==> flow/design.v <==
module iterator(
	clk,
	reset,
	en_ctrl, 
	i, 
	j, 
	k,
	l,
	m, 
	n,
	en_sum,
	en_save,
	fin_r,
	in_row,
	in_col
);
	parameter [8-1:0] CONV_DIM_IMG    = 32;  
	parameter [8-1:0] CONV_DIM_OUT    = 32;  
	parameter [8-1:0] CONV_DIM_KERNEL = 5;   
	parameter [8-1:0] CONV_OUT_CH     = 32;  
	parameter [8-1:0] CONV_DIM_CH     = 3;
	parameter [8-1:0] STRIDE          = 1;
	parameter [8-1:0] PADDING         = 2;
	input clk;
	input en_ctrl;
	input reset;
	output en_sum;
	output en_save;
	output reg fin_r;
	output reg [8-1:0] i;
	output reg [8-1:0] j; 
	output reg [8-1:0] k; 
	output reg [8-1:0] m; 
	output reg [8-1:0] n; 
	output reg [8-1:0] l; 
	output signed [8-1:0]  in_row, in_col;
	reg fin, finish;
	wire cond;
	assign in_row = (STRIDE * j) + m - PADDING;
	assign in_col = (STRIDE * k) + n - PADDING;
	assign cond   = en_ctrl & ~fin_r;
	assign en_sum = (en_ctrl && (l < CONV_DIM_CH) && (in_row >= 8'd0 && in_col >= 8'd0 && in_row < CONV_DIM_IMG && in_col < CONV_DIM_IMG)) ? 1'b1 : 1'b0;
	assign en_save = (m > 8'd0 || n > 8'd0) ? 1'b0 : (j < 8'd2) ? 1'd1 : (l == 8'd0) ? 1'd1 : 1'b0; 
	always @(posedge clk) begin
		if(reset) begin
			fin <= 0;
			fin_r <= 0;
		end else begin
			fin <= finish;
			fin_r <= fin;
		end
	end
	always @(posedge clk) begin
		if(reset) begin
			i <= 0;
			j <= 0;
			k <= 0;
			l <= 0;
			m <= 0;
			n <= 0;
			finish <= 0;
		end else if(cond) begin
		    if(en_sum) begin
				l <= l + 8'd1;
			end else begin
				l <= 0;
				n <= n + 8'd1;
				if(n == (CONV_DIM_KERNEL-1)) begin
			    	n <= 8'b0;
			    	m <= m + 8'b1;
			    	if(m == (CONV_DIM_KERNEL-1)) begin
			    		m <= 0;
			       		k <= k + 8'b1;
			       		if(k == (CONV_DIM_OUT-1)) begin
			           		k <= 0;
			           		j <= j + 8'b1;
			           		if(j == (CONV_DIM_OUT-1)) begin
				           		j <= 0;
				           		i <= i + 8'b1;
				           		if(i == (CONV_OUT_CH-1)) begin
				            		i <= 0;
					          		finish <= 1;
				           		end
				   	    	end
			           	end
		           	end
			    end
			end
		end
	end
endmodule
module addr_generator(
    clk,
    reset,
    enable,
    en_save,
    i,
    j,
    k,
    l,
    m,
    n,
    s_addr,
    w_addr,
    b_addr,
    save_addr
);
    parameter [8-1:0] CONV_DIM_IMG    = 32;
	parameter [8-1:0] CONV_DIM_KERNEL = 5;
	parameter [8-1:0] CONV_DIM_CH     = 3;
    parameter [8-1:0] CONV_OUT_CH     = 32;
    parameter [8-1:0] CONV_DIM_OUT    = 32;
    parameter [8-1:0] STRIDE          = 1;
    parameter [8-1:0] PADDING         = 2;
    parameter [8-1:0] KSIZE           = 4;
    input clk;
    input reset;
    input enable;
    input en_save;
    input [8-1:0] i;
    input [8-1:0] j;
    input [8-1:0] k;
    input [8-1:0] m;
    input [8-1:0] n;
    input [8-1:0] l;
    output reg [16-1:0] s_addr;
    output reg [16-1:0] w_addr;
    output reg [16-1:0] save_addr;
    output reg [16-1:0] b_addr;
    always @(posedge clk) begin
        if(reset) begin
            s_addr <= 0;
            w_addr <= 0;
            b_addr <= 0;
        end else if(enable) begin
            s_addr <= (((((STRIDE * j) + m - PADDING) * CONV_DIM_IMG) + ((STRIDE * k) + n - PADDING)) * CONV_DIM_CH) + l;
            w_addr <= (i * CONV_DIM_CH * CONV_DIM_KERNEL * CONV_DIM_KERNEL) + (((m * CONV_DIM_KERNEL) + (n)) * CONV_DIM_CH) + l;
            b_addr <= i;
        end
    end
    reg [7:0] i_r, j_r, k_r;
    reg [7:0] i_r1, j_r1, k_r1;
    always @(posedge clk) begin
        if (reset) begin
            i_r <= 0;
            j_r <= 0;
            k_r <= 0;
            i_r1 <= 0;
            j_r1 <= 0;
            k_r1 <= 0;
        end else begin
            i_r  <= i;
            i_r1 <= i_r;
            j_r <= j;
            j_r1 <= j_r;
            k_r <= k;
            k_r1 <= k_r;
        end
    end
    always @(posedge clk) begin
        if (reset) begin
            save_addr <= 0;
        end else if(en_save) begin
            if (j == 0 && k == 0) begin
                save_addr <= i_r1 + (((j_r1 * CONV_DIM_OUT) + (k_r1)) * CONV_OUT_CH);
            end else begin
                save_addr <= i + (((j * CONV_DIM_OUT) + (k[KSIZE:0]-1'b1)) * CONV_OUT_CH);
            end
        end
    end
endmodule  
module conv_ctrl(
    clk,
    reset,
    en_ctrl,
    s_addr,
    w_addr,
    b_addr,
    save_addr,
    en_sum,
    en_save,
    en_write,
    s_convout,
    en_sat,
    en_mac,
    en_mult_r,
    finish
);
    parameter [8-1:0] CONV_DIM_IMG    = 32;
    parameter [8-1:0] CONV_DIM_OUT    = 32;    
    parameter [8-1:0] CONV_DIM_KERNEL = 5;     
    parameter [8-1:0] CONV_DIM_CH     = 3;    
    parameter [8-1:0] CONV_OUT_CH     = 32;   
    parameter [8-1:0] STRIDE          = 1;    
    parameter [8-1:0] PADDING         = 2;    
    parameter [8-1:0] KSIZE           = 4;
    localparam [2:0] START     = 0;
    localparam [2:0] ITERATING = 1;
    localparam [2:0] SAVE      = 2;
    localparam [2:0] END       = 3;
    input clk;
    input reset;
    input en_ctrl;
    output [16-1:0] s_addr;
    output [16-1:0] w_addr;
    output [16-1:0] save_addr;
    output [16-1:0] b_addr;
    output finish;
    output en_sum, en_save;
    output en_mult_r;
    output reg en_write, en_mac, en_sat, s_convout;
    wire [8-1:0] i, j, k, l, m, n;
    wire signed [8-1:0] in_row, in_col;
    reg en_read;
    assign en_mult_r = (k >= 8'd2 || j == 8'd2) ? 1'b1 
                     : (k == 8'd1 || j == 8'd1) ? 1'b0 
                     : (m > 8'd0  || n > 8'd0) ? 1'b0 : 1'b1; 
    always @(posedge clk) begin
        if (reset) begin
            en_read   <= 1'b0;
            en_write  <= 1'b0;
            s_convout <= 1'b0;
            en_mac    <= 1'b0; 
            en_sat    <= 1'b0;
        end else if (en_ctrl) begin
            en_read   <= en_sum;
            en_mac    <= en_read;
            s_convout <= en_save;
            en_sat    <= en_save;
            en_write  <= en_sat;
        end
    end
    iterator #(
        .CONV_DIM_IMG(CONV_DIM_IMG),
        .CONV_DIM_OUT(CONV_DIM_OUT),
        .CONV_DIM_KERNEL(CONV_DIM_KERNEL),
        .CONV_OUT_CH(CONV_OUT_CH),
        .CONV_DIM_CH(CONV_DIM_CH),
        .STRIDE(STRIDE),
        .PADDING(PADDING)
    ) iter (
        .clk(clk),
        .reset(reset),
        .en_ctrl(en_ctrl),
        .i(i),
        .j(j),
        .k(k),
        .l(l),
        .m(m),
        .n(n),
        .en_sum(en_sum),
        .en_save(en_save),    
        .fin_r(finish),
        .in_row(in_row),
        .in_col(in_col)
    );
    addr_generator #(
        .CONV_DIM_IMG(CONV_DIM_IMG),
        .CONV_DIM_KERNEL(CONV_DIM_KERNEL),
        .CONV_DIM_CH(CONV_DIM_CH),
        .CONV_DIM_OUT(CONV_DIM_OUT),
        .CONV_OUT_CH(CONV_OUT_CH),
        .STRIDE(STRIDE),
        .PADDING(PADDING),
        .KSIZE(KSIZE)
    ) address_generator (
        .clk(clk),
        .reset(reset),
        .enable(en_sum),
        .en_save(s_convout),
        .i(i),
        .j(j),
        .k(k),
        .l(l),
        .m(m),
        .n(n),
        .s_addr(s_addr),
        .w_addr(w_addr),
        .b_addr(b_addr),
        .save_addr(save_addr)
    );
endmodule
module sig_altmult_accum
(
	input [7:0] dataa,
	input [7:0] datab,
	input clk, aclr, clken, sload,
	output signed [17:0] adder_out
);
	reg	signed [17:0] old_result;
	reg signed [17:0] accum_out;
	wire signed [17:0] multa;
	reg sload_reg;
	assign multa = $signed(dataa) * $signed(datab);
	always @ (accum_out, sload_reg)
	begin
		if (sload_reg)
			old_result <= 0;
		else
			old_result <= accum_out;
	end
	assign adder_out = accum_out;
	always @ (posedge clk)
	begin
		if (aclr)
		begin
			sload_reg <= 0;
			accum_out <= 0;
		end
		else if (clken)
		begin
			sload_reg <= sload;
			accum_out <= old_result + multa;
		end
	end
endmodule
module convolve(
    clk,
    reset,
    clken,
    s_convout,
    en_sat,
    en_mult_r,
    bias,
    signal,
    weight,
    convout
);
    parameter BIAS_SHIFT = 6;
    parameter OUT_SHIFT  = 9;
    input  clk, reset, clken, s_convout, en_sat, en_mult_r;
    input  [7:0] signal, weight;
    input  [7:0] bias;
    output wire signed [7:0] convout;
    wire signed [17:0] adder_out;
    reg signed  [17:0] conv_temp;
    sig_altmult_accum mac(
        .clk(clk),
        .aclr(reset | s_convout),
        .clken(clken),
        .sload(s_convout),
        .dataa(signal),
        .datab(weight),
        .adder_out(adder_out)
    );
    reg signed [17:0] multa_r;
    always @(posedge clk) begin
        if(reset) begin
            multa_r <= 18'b0;
        end else if(en_mult_r) begin
            if (clken && s_convout) begin
                multa_r <= $signed(signal) * $signed(weight);
            end
        end else begin
            multa_r <= 18'b0;
        end
    end
    always @(posedge clk) begin
        if(reset) begin
            conv_temp <= 18'b0;
        end else if(en_sat) begin
            conv_temp <= (adder_out + multa_r + ($signed(bias) <<< BIAS_SHIFT)) >>> OUT_SHIFT;
        end
    end
    assign convout = (conv_temp >  18'sd127) ?  8'd127  :
                     (conv_temp < -18'sd128) ? -8'd128  : conv_temp[7:0];
endmodule
module conv_engine(
    input         clk,
    input         reset,
    input         en_ctrl,
    output [15:0] s_addr,
    output [15:0] w_addr,
    output [15:0] b_addr,
    input  [7:0]  signal,
    input  [7:0]  weight,
    input  [7:0]  bias,
    output [15:0] save_addr,
    output [7:0]  convout,
    output        en_write,
    output        finish
);
    wire s_convout, en_save, en_sum;
    wire en_mac, en_sat, en_mult_r;
    conv_ctrl groundctrl (
        .clk(clk),
        .reset(reset),
        .en_ctrl(en_ctrl),
        .s_addr(s_addr),
        .w_addr(w_addr),
        .b_addr(b_addr),
        .save_addr(save_addr),
        .en_sum(en_sum),
        .en_save(en_save),
        .en_write(en_write),
        .s_convout(s_convout),
        .en_sat(en_sat),
        .en_mac(en_mac),
        .en_mult_r(en_mult_r),
        .finish(finish)
    );
    convolve conv (
        .clk(clk),
        .reset(reset),
        .clken(en_mac),
        .s_convout(en_write),
        .en_sat(en_sat),
        .en_mult_r(en_mult_r),
        .bias(bias),
        .signal(signal),
        .weight(weight),
        .convout(convout)
    );
endmodule
Reports on conv_engine:

Tool output for the design above before and after an edit, in the order of the flow.
"original" refers to lines of the RTL above, "edited" to lines of the edited file.
"change": "edited" minus "original" as printed here.
Not given: --

* top module: conv_engine
* clock port: clk
* cell library: sky130hd
* timing corner: tt_025C_1v80

Edit of the RTL:

The edit as a unified diff against the file above.
This change comes from a script, not from a designer. The edited design behaves differently; no optimisation was intended.

```diff
@@ -303,10 +303,5 @@
 	always @ (posedge clk)
 	begin
-		if (aclr)
-		begin
-			sload_reg <= 0;
-			accum_out <= 0;
-		end
-		else if (clken)
+		if (clken)
 		begin
 			sload_reg <= sload;
```

Word-level counts:

Yosys after proc, flatten, opt, wreduce and memory -nomap, before mapping. Enables and synchronous resets that opt folds into registers are not counted as muxes. Memory bits, and registers merged into a memory's read port (data or address), are not among the register bits. Print and check cells are not counted.

Cells by class
* reduce/logical cells: original 20, edited 20, change 0
* add/subtract/negate cells: original 27, edited 27, change 0
* $mul: original 7, edited 7, change 0
* bitwise logic cells: original 5, edited 4, change -1
* mux-type cells: original 17, edited 17, change 0
* order comparisons: original 11, edited 11, change 0
* equal/unequal tests: original 8, edited 8, change 0

Operator list
* 1-bit bitwise OR: original 1, edited 0, change -1

Unchanged operator kinds not shown: 49.

Word-level totals
* flip-flop bits (word level): original 201, edited 201, change 0
* cells after elaboration: original 122, edited 121, change -1

Logic depth:

Depth = most cells in a row (Yosys ltp): at word level without a register or memory, in the mapped netlist without a sequential cell, where the memories' decode and read muxes count.

Depth
* depth after elaboration: original 10, edited 10, change 0
* ABC_AREA: original 0, edited 0
* mapped depth: original 27, edited 27, change 0

Synthesis result:

The flow's flattened synthesis, as Yosys stat reports it; memories are mapped. The netlist is that of the ABC_AREA named above (0 if unset); the other value can give another one.

Mapped netlist
* mapped cells: original 2049, edited 2007, change -42
* flip-flops: original 199, edited 199, change 0
* mapped area (um^2): original 17564.3, edited 17540.6, change -23.7
* sequential area (um^2): original 3983.8, edited 4174.0, change +190.2
* buffers: original 69, edited 63, change -6

Cell types
* sky130_fd_sc_hd__dfxtp_1: original 199, edited 180, change -19
* sky130_fd_sc_hd__edfxtp_1: original 0, edited 19, change +19
* sky130_fd_sc_hd__inv_1: original 261, edited 243, change -18
* sky130_fd_sc_hd__xor2_1: original 38, edited 47, change +9
* sky130_fd_sc_hd__xnor2_1: original 105, edited 97, change -8
* sky130_fd_sc_hd__nand4_1: original 13, edited 21, change +8
* sky130_fd_sc_hd__clkbuf_1: original 46, edited 39, change -7
* sky130_fd_sc_hd__and2_1: original 38, edited 44, change +6
* sky130_fd_sc_hd__nor3_1: original 36, edited 42, change +6
* sky130_fd_sc_hd__or4_1: original 4, edited 10, change +6
* sky130_fd_sc_hd__nor2_1: original 161, edited 156, change -5
* sky130_fd_sc_hd__a21oi_1: original 149, edited 144, change -5
* sky130_fd_sc_hd__a2111oi_0: original 8, edited 3, change -5
* sky130_fd_sc_hd__buf_2: original 3, edited 8, change +5
* sky130_fd_sc_hd__nor2b_1: original 54, edited 58, change +4
* sky130_fd_sc_hd__a21o_1: original 38, edited 34, change -4
* sky130_fd_sc_hd__nand3b_1: original 7, edited 3, change -4
* sky130_fd_sc_hd__nor4_1: original 7, edited 3, change -4

Unchanged cell types not shown: 22.
The list need not be complete.
By module: a second synthesis without flattening, with its own total; a netlist apart from the flattened one above.

Second synthesis, totals
* cell total of the unflattened synthesis: original 2435, edited 2381, change -54
* area total of the unflattened synthesis (um^2): original 21408.0, edited 21300.4, change -107.6

Rows give one instance, submodules left out.

By module, original
* addr_generator: cells 1039, area 9137.5 um^2, times used 1, sequential area 2001.9 um^2
* convolve: cells 497, area 4361.7 um^2, times used 1, sequential area 500.5 um^2
* sig_altmult_accum: cells 416, area 3972.6 um^2, times used 1, sequential area 380.4 um^2
* iterator: cells 453, area 3671.0 um^2, times used 1, sequential area 1021.0 um^2
* conv_ctrl: cells 30, area 265.3 um^2, times used 1, sequential area 80.1 um^2
* conv_engine: cells 0, area 0.0 um^2, times used 1, sequential area 0.0 um^2

By module, edited
* addr_generator: cells 1039, area 9137.5 um^2, times used 1, sequential area 2001.9 um^2
* convolve: cells 497, area 4361.7 um^2, times used 1, sequential area 500.5 um^2
* sig_altmult_accum: cells 362, area 3865.0 um^2, times used 1, sequential area 570.5 um^2
* iterator: cells 453, area 3671.0 um^2, times used 1, sequential area 1021.0 um^2
* conv_ctrl: cells 30, area 265.3 um^2, times used 1, sequential area 80.1 um^2
* conv_engine: cells 0, area 0.0 um^2, times used 1, sequential area 0.0 um^2

Timing after synthesis:

Source: OpenSTA report_checks on the synthesized netlist (no wires, ideal clock, input and output delay 20% of the period each), path of least setup slack; recovery checks are left aside. Register names are those of the netlist, which keeps one name where synthesis merged equal registers.

Timing path after synthesis
* path type: original input port to flip-flop, edited input port to flip-flop
* start: original in signal[1], edited in weight[7]
* end: original reg conv.mac.accum_out[17], edited reg conv.mac.accum_out[17]
* data arrival time (ns): original 7.230, edited 6.839, change -0.391
* slack (ns): original 2.654, edited 2.902, change +0.248
* time at the first pin (ns): original 2.000, edited 2.000, change 0.000
* library setup time (ns): original 0.116, edited 0.258, change +0.142
* data required time (ns): original 9.884, edited 9.742, change -0.142
* driving pins on the path: original 21, edited 21, change 0
* clock period (ns): original 10.0, edited 10.0, change 0.0
* delay of the path (ns): original 5.346, edited 5.097, change -0.249
* path buffers: original 0, edited 0, change 0
* synthesis period reached (ns): original 7.346, edited 7.098, change -0.248

"delay of the path" = arrival - input delay + setup time.
"driving pins on the path" counts driving pins, that of a launching flip-flop among them; a cell with two outputs on the path counts twice.
"synthesis period reached" = period - worst setup slack (recovery checks aside). The figure is calculated, with input and output delays left at 20% of the set period.
The rows between start and end are the longest chain of elaborated cells between them; the timing report does not say that the signal goes this way. Where chains are equally long, one stands for them.
Each line given opens the expression or statement behind the cell; cells for indexed reads and writes are added by Yosys, which also makes memories of some case tables.

On the way, after synthesis, original:
* cell sequence: sky130_fd_sc_hd__nand2_1 > sky130_fd_sc_hd__fa_1 > sky130_fd_sc_hd__fa_1 > sky130_fd_sc_hd__fa_1 > sky130_fd_sc_hd__fa_1 > sky130_fd_sc_hd__inv_1 > sky130_fd_sc_hd__ha_1 > sky130_fd_sc_hd__a21o_1 > sky130_fd_sc_hd__a21oi_1 > sky130_fd_sc_hd__o21bai_1 > sky130_fd_sc_hd__a21oi_1 > sky130_fd_sc_hd__o21ai_0 > sky130_fd_sc_hd__a21oi_1 > sky130_fd_sc_hd__xnor2_1 > sky130_fd_sc_hd__ha_1 > sky130_fd_sc_hd__nand2_1 > sky130_fd_sc_hd__a2111oi_0 > sky130_fd_sc_hd__o31ai_1 > sky130_fd_sc_hd__o311ai_0 > sky130_fd_sc_hd__a21oi_1 > sky130_fd_sc_hd__a31o_2
* length of the longest elaborated chain: 2

Ends and longest elaborated chain, after synthesis, original
* start: declaration: RTL line 375 `input  [7:0]  signal,`
* 8-bit by 8-bit multiplier with 16-bit output: RTL line 294 `assign multa = $signed(dataa) * $signed(datab);`
* 18-bit adder: RTL line 313 `accum_out <= old_result + multa;`
* end: assignment: RTL line 308 `accum_out <= 0;`
* end: assignment: RTL line 313
* end: declaration: RTL line 291 `reg signed [17:0] accum_out;`

Nets of the timed path that keep an RTL name, with a line that drives or declares them; the list need not be complete.

Named nets, after synthesis, original (RTL line)
* conv.mac.multa[12]: 294

On the way, after synthesis, edited:
* cell sequence: sky130_fd_sc_hd__inv_1 > sky130_fd_sc_hd__nor2_1 > sky130_fd_sc_hd__fa_1 > sky130_fd_sc_hd__fa_1 > sky130_fd_sc_hd__fa_1 > sky130_fd_sc_hd__inv_1 > sky130_fd_sc_hd__fa_1 > sky130_fd_sc_hd__inv_1 > sky130_fd_sc_hd__ha_1 > sky130_fd_sc_hd__nor3_1 > sky130_fd_sc_hd__nor2_1 > sky130_fd_sc_hd__o41ai_1 > sky130_fd_sc_hd__o21bai_1 > sky130_fd_sc_hd__xor2_1 > sky130_fd_sc_hd__ha_1 > sky130_fd_sc_hd__and2_1 > sky130_fd_sc_hd__a2111oi_0 > sky130_fd_sc_hd__nor2_1 > sky130_fd_sc_hd__o41a_1 > sky130_fd_sc_hd__mux2i_1 > sky130_fd_sc_hd__xnor2_1
* length of the longest elaborated chain: 2

Ends and longest elaborated chain, after synthesis, edited
* start: declaration: RTL line 371 `input  [7:0]  weight,`
* 8-bit by 8-bit multiplier with 16-bit output: RTL line 294 `assign multa = $signed(dataa) * $signed(datab);`
* 18-bit adder: RTL line 308 `accum_out <= old_result + multa;`
* end: assignment: RTL line 308
* end: declaration: RTL line 291 `reg signed [17:0] accum_out;`

Named nets, after synthesis, edited (RTL line)
* conv.mac.multa[11]: 294

Timing after layout:

Path of least setup slack in the final report of each run of set A (OpenROAD, finished layout, wires in). Where an end is a register, its clock arrival counts in the times.

Timing path after layout
* path type: original input port to flip-flop, edited input port to flip-flop
* start: original in weight[4], edited in weight[4]
* end: original reg conv.mac.accum_out[17], edited reg conv.mac.accum_out[17]
* path buffers: original 1, edited 1, change 0
* data required time (ns): original 10.37, edited 10.23, change -0.14
* data arrival time (ns): original 8.66, edited 7.96, change -0.70
* library setup time (ns): original 0.10, edited 0.24, change +0.14
* clock period (ns): original 10.0, edited 10.0, change 0.0
* slack (ns): original 1.71, edited 2.26, change +0.55
* time at the first pin (ns): original 2.00, edited 2.00, change 0.00
* driving pins on the path: original 22, edited 21, change -1

The rows between start and end are the longest chain of elaborated cells between them; the timing report does not say that the signal goes this way. Where chains are equally long, one stands for them.

On the way, after layout, original:
* cell sequence: sky130_fd_sc_hd__clkdlybuf4s50_1 > sky130_fd_sc_hd__nand2_1 > sky130_fd_sc_hd__fa_1 > sky130_fd_sc_hd__fa_1 > sky130_fd_sc_hd__fa_1 > sky130_fd_sc_hd__fa_1 > sky130_fd_sc_hd__inv_1 > sky130_fd_sc_hd__ha_1 > sky130_fd_sc_hd__a21o_1 > sky130_fd_sc_hd__a21oi_1 > sky130_fd_sc_hd__o21bai_1 > sky130_fd_sc_hd__a21oi_1 > sky130_fd_sc_hd__o21ai_0 > sky130_fd_sc_hd__a21oi_1 > sky130_fd_sc_hd__xnor2_1 > sky130_fd_sc_hd__ha_1 > sky130_fd_sc_hd__nand2_1 > sky130_fd_sc_hd__a2111oi_0 > sky130_fd_sc_hd__o31ai_1 > sky130_fd_sc_hd__o311ai_0 > sky130_fd_sc_hd__a21oi_1 > sky130_fd_sc_hd__a31o_2
* length of the longest elaborated chain: 2

Ends and longest elaborated chain, after layout, original
* start: declaration: RTL line 376 `input  [7:0]  weight,`
* 8-bit by 8-bit multiplier with 16-bit output: RTL line 294 `assign multa = $signed(dataa) * $signed(datab);`
* 18-bit adder: RTL line 313 `accum_out <= old_result + multa;`
* end: assignment: RTL line 308 `accum_out <= 0;`
* end: assignment: RTL line 313
* end: declaration: RTL line 291 `reg signed [17:0] accum_out;`

Nets of the timed path that keep an RTL name, with a line that drives or declares them; the list need not be complete.

Named nets, after layout, original (RTL line)
* conv.mac.multa[12]: 294

On the way, after layout, edited:
* cell sequence: sky130_fd_sc_hd__clkdlybuf4s50_1 > sky130_fd_sc_hd__nand2_1 > sky130_fd_sc_hd__fa_1 > sky130_fd_sc_hd__fa_1 > sky130_fd_sc_hd__fa_1 > sky130_fd_sc_hd__fa_1 > sky130_fd_sc_hd__inv_1 > sky130_fd_sc_hd__ha_1 > sky130_fd_sc_hd__a21o_1 > sky130_fd_sc_hd__a21oi_1 > sky130_fd_sc_hd__o21bai_1 > sky130_fd_sc_hd__a21oi_1 > sky130_fd_sc_hd__xnor2_1 > sky130_fd_sc_hd__ha_1 > sky130_fd_sc_hd__a21oi_1 > sky130_fd_sc_hd__nor2b_1 > sky130_fd_sc_hd__a2111oi_0 > sky130_fd_sc_hd__nor2_1 > sky130_fd_sc_hd__o41a_1 > sky130_fd_sc_hd__mux2i_1 > sky130_fd_sc_hd__xnor2_1
* length of the longest elaborated chain: 2

Ends and longest elaborated chain, after layout, edited
* start: declaration: RTL line 371 `input  [7:0]  weight,`
* 8-bit by 8-bit multiplier with 16-bit output: RTL line 294 `assign multa = $signed(dataa) * $signed(datab);`
* 18-bit adder: RTL line 308 `accum_out <= old_result + multa;`
* end: assignment: RTL line 308
* end: declaration: RTL line 291 `reg signed [17:0] accum_out;`

Named nets, after layout, edited (RTL line)
* conv.mac.multa[10]: 294

Measured runs:

Runs of the flow (Yosys, OpenROAD) on both versions; the two runs of a pair have the same settings. The constraints put input and output delay at 20% of the set period each and load the outputs with 0.01 pF.

Settings, set A:
* CORE_UTILIZATION: 40
* period_ns: 10.0
* CAP_MARGIN: 20
* CORE_MARGIN: 2
* SLEW_MARGIN: 20

Measured results, set A
* setup total negative slack (ns): original 0.000, edited 0.000, change 0.000
* worst hold slack in the final report (ns): original 0.439, edited 0.443, change +0.004
* die outline area (um^2): original 45603.6, edited 45541.7, change -61.9
* overall power (mW): original 2.881, edited 3.256, change +0.375
* standard-cell area of the final layout (um^2): original 19578.8, edited 19638.8, change +60.0
* post-layout utilization: original 0.454, edited 0.455, change +0.001
* worst setup slack after layout (ns): original 1.709, edited 2.265, change +0.556
* achieved clock period (ns): original 8.291, edited 7.735, change -0.556
* area of the synthesized netlist (um^2): original 17564.3, edited 17540.6, change -23.7

Settings, set B:
* ABC_AREA: 0
* CORE_UTILIZATION: 59
* GPL_TIMING_DRIVEN: 0
* HOLD_SLACK_MARGIN: -0.05
* PLACE_DENSITY_LB_ADDON: 0.11
* SLEW_MARGIN: 10
* TNS_END_PERCENT: 70
* period_ns: 5.33
* CAP_MARGIN: 20
* CORE_MARGIN: 2

Measured results, set B
* setup total negative slack (ns): original -2.835, edited -2.531, change +0.304
* worst hold slack in the final report (ns): original 0.437, edited 0.439, change +0.002
* die outline area (um^2): original 31166.4, edited 31125.8, change -40.6
* overall power (mW): original 7.319, edited 8.128, change +0.809
* standard-cell area of the final layout (um^2): original 22031.1, edited 21679.5, change -351.6
* post-layout utilization: original 0.747, edited 0.735, change -0.012
* worst setup slack after layout (ns): original -0.621, edited -0.509, change +0.112
* achieved clock period (ns): original 5.951, edited 5.839, change -0.112
* area of the synthesized netlist (um^2): original 17564.3, edited 17540.6, change -23.7

"achieved clock period" is the run's clock period less its worst setup slack. It is reckoned from that one timing run; input and output delays stay at 20% of the period that was set.
"overall power": no workload was simulated; the value follows from the tool's default switching activity.
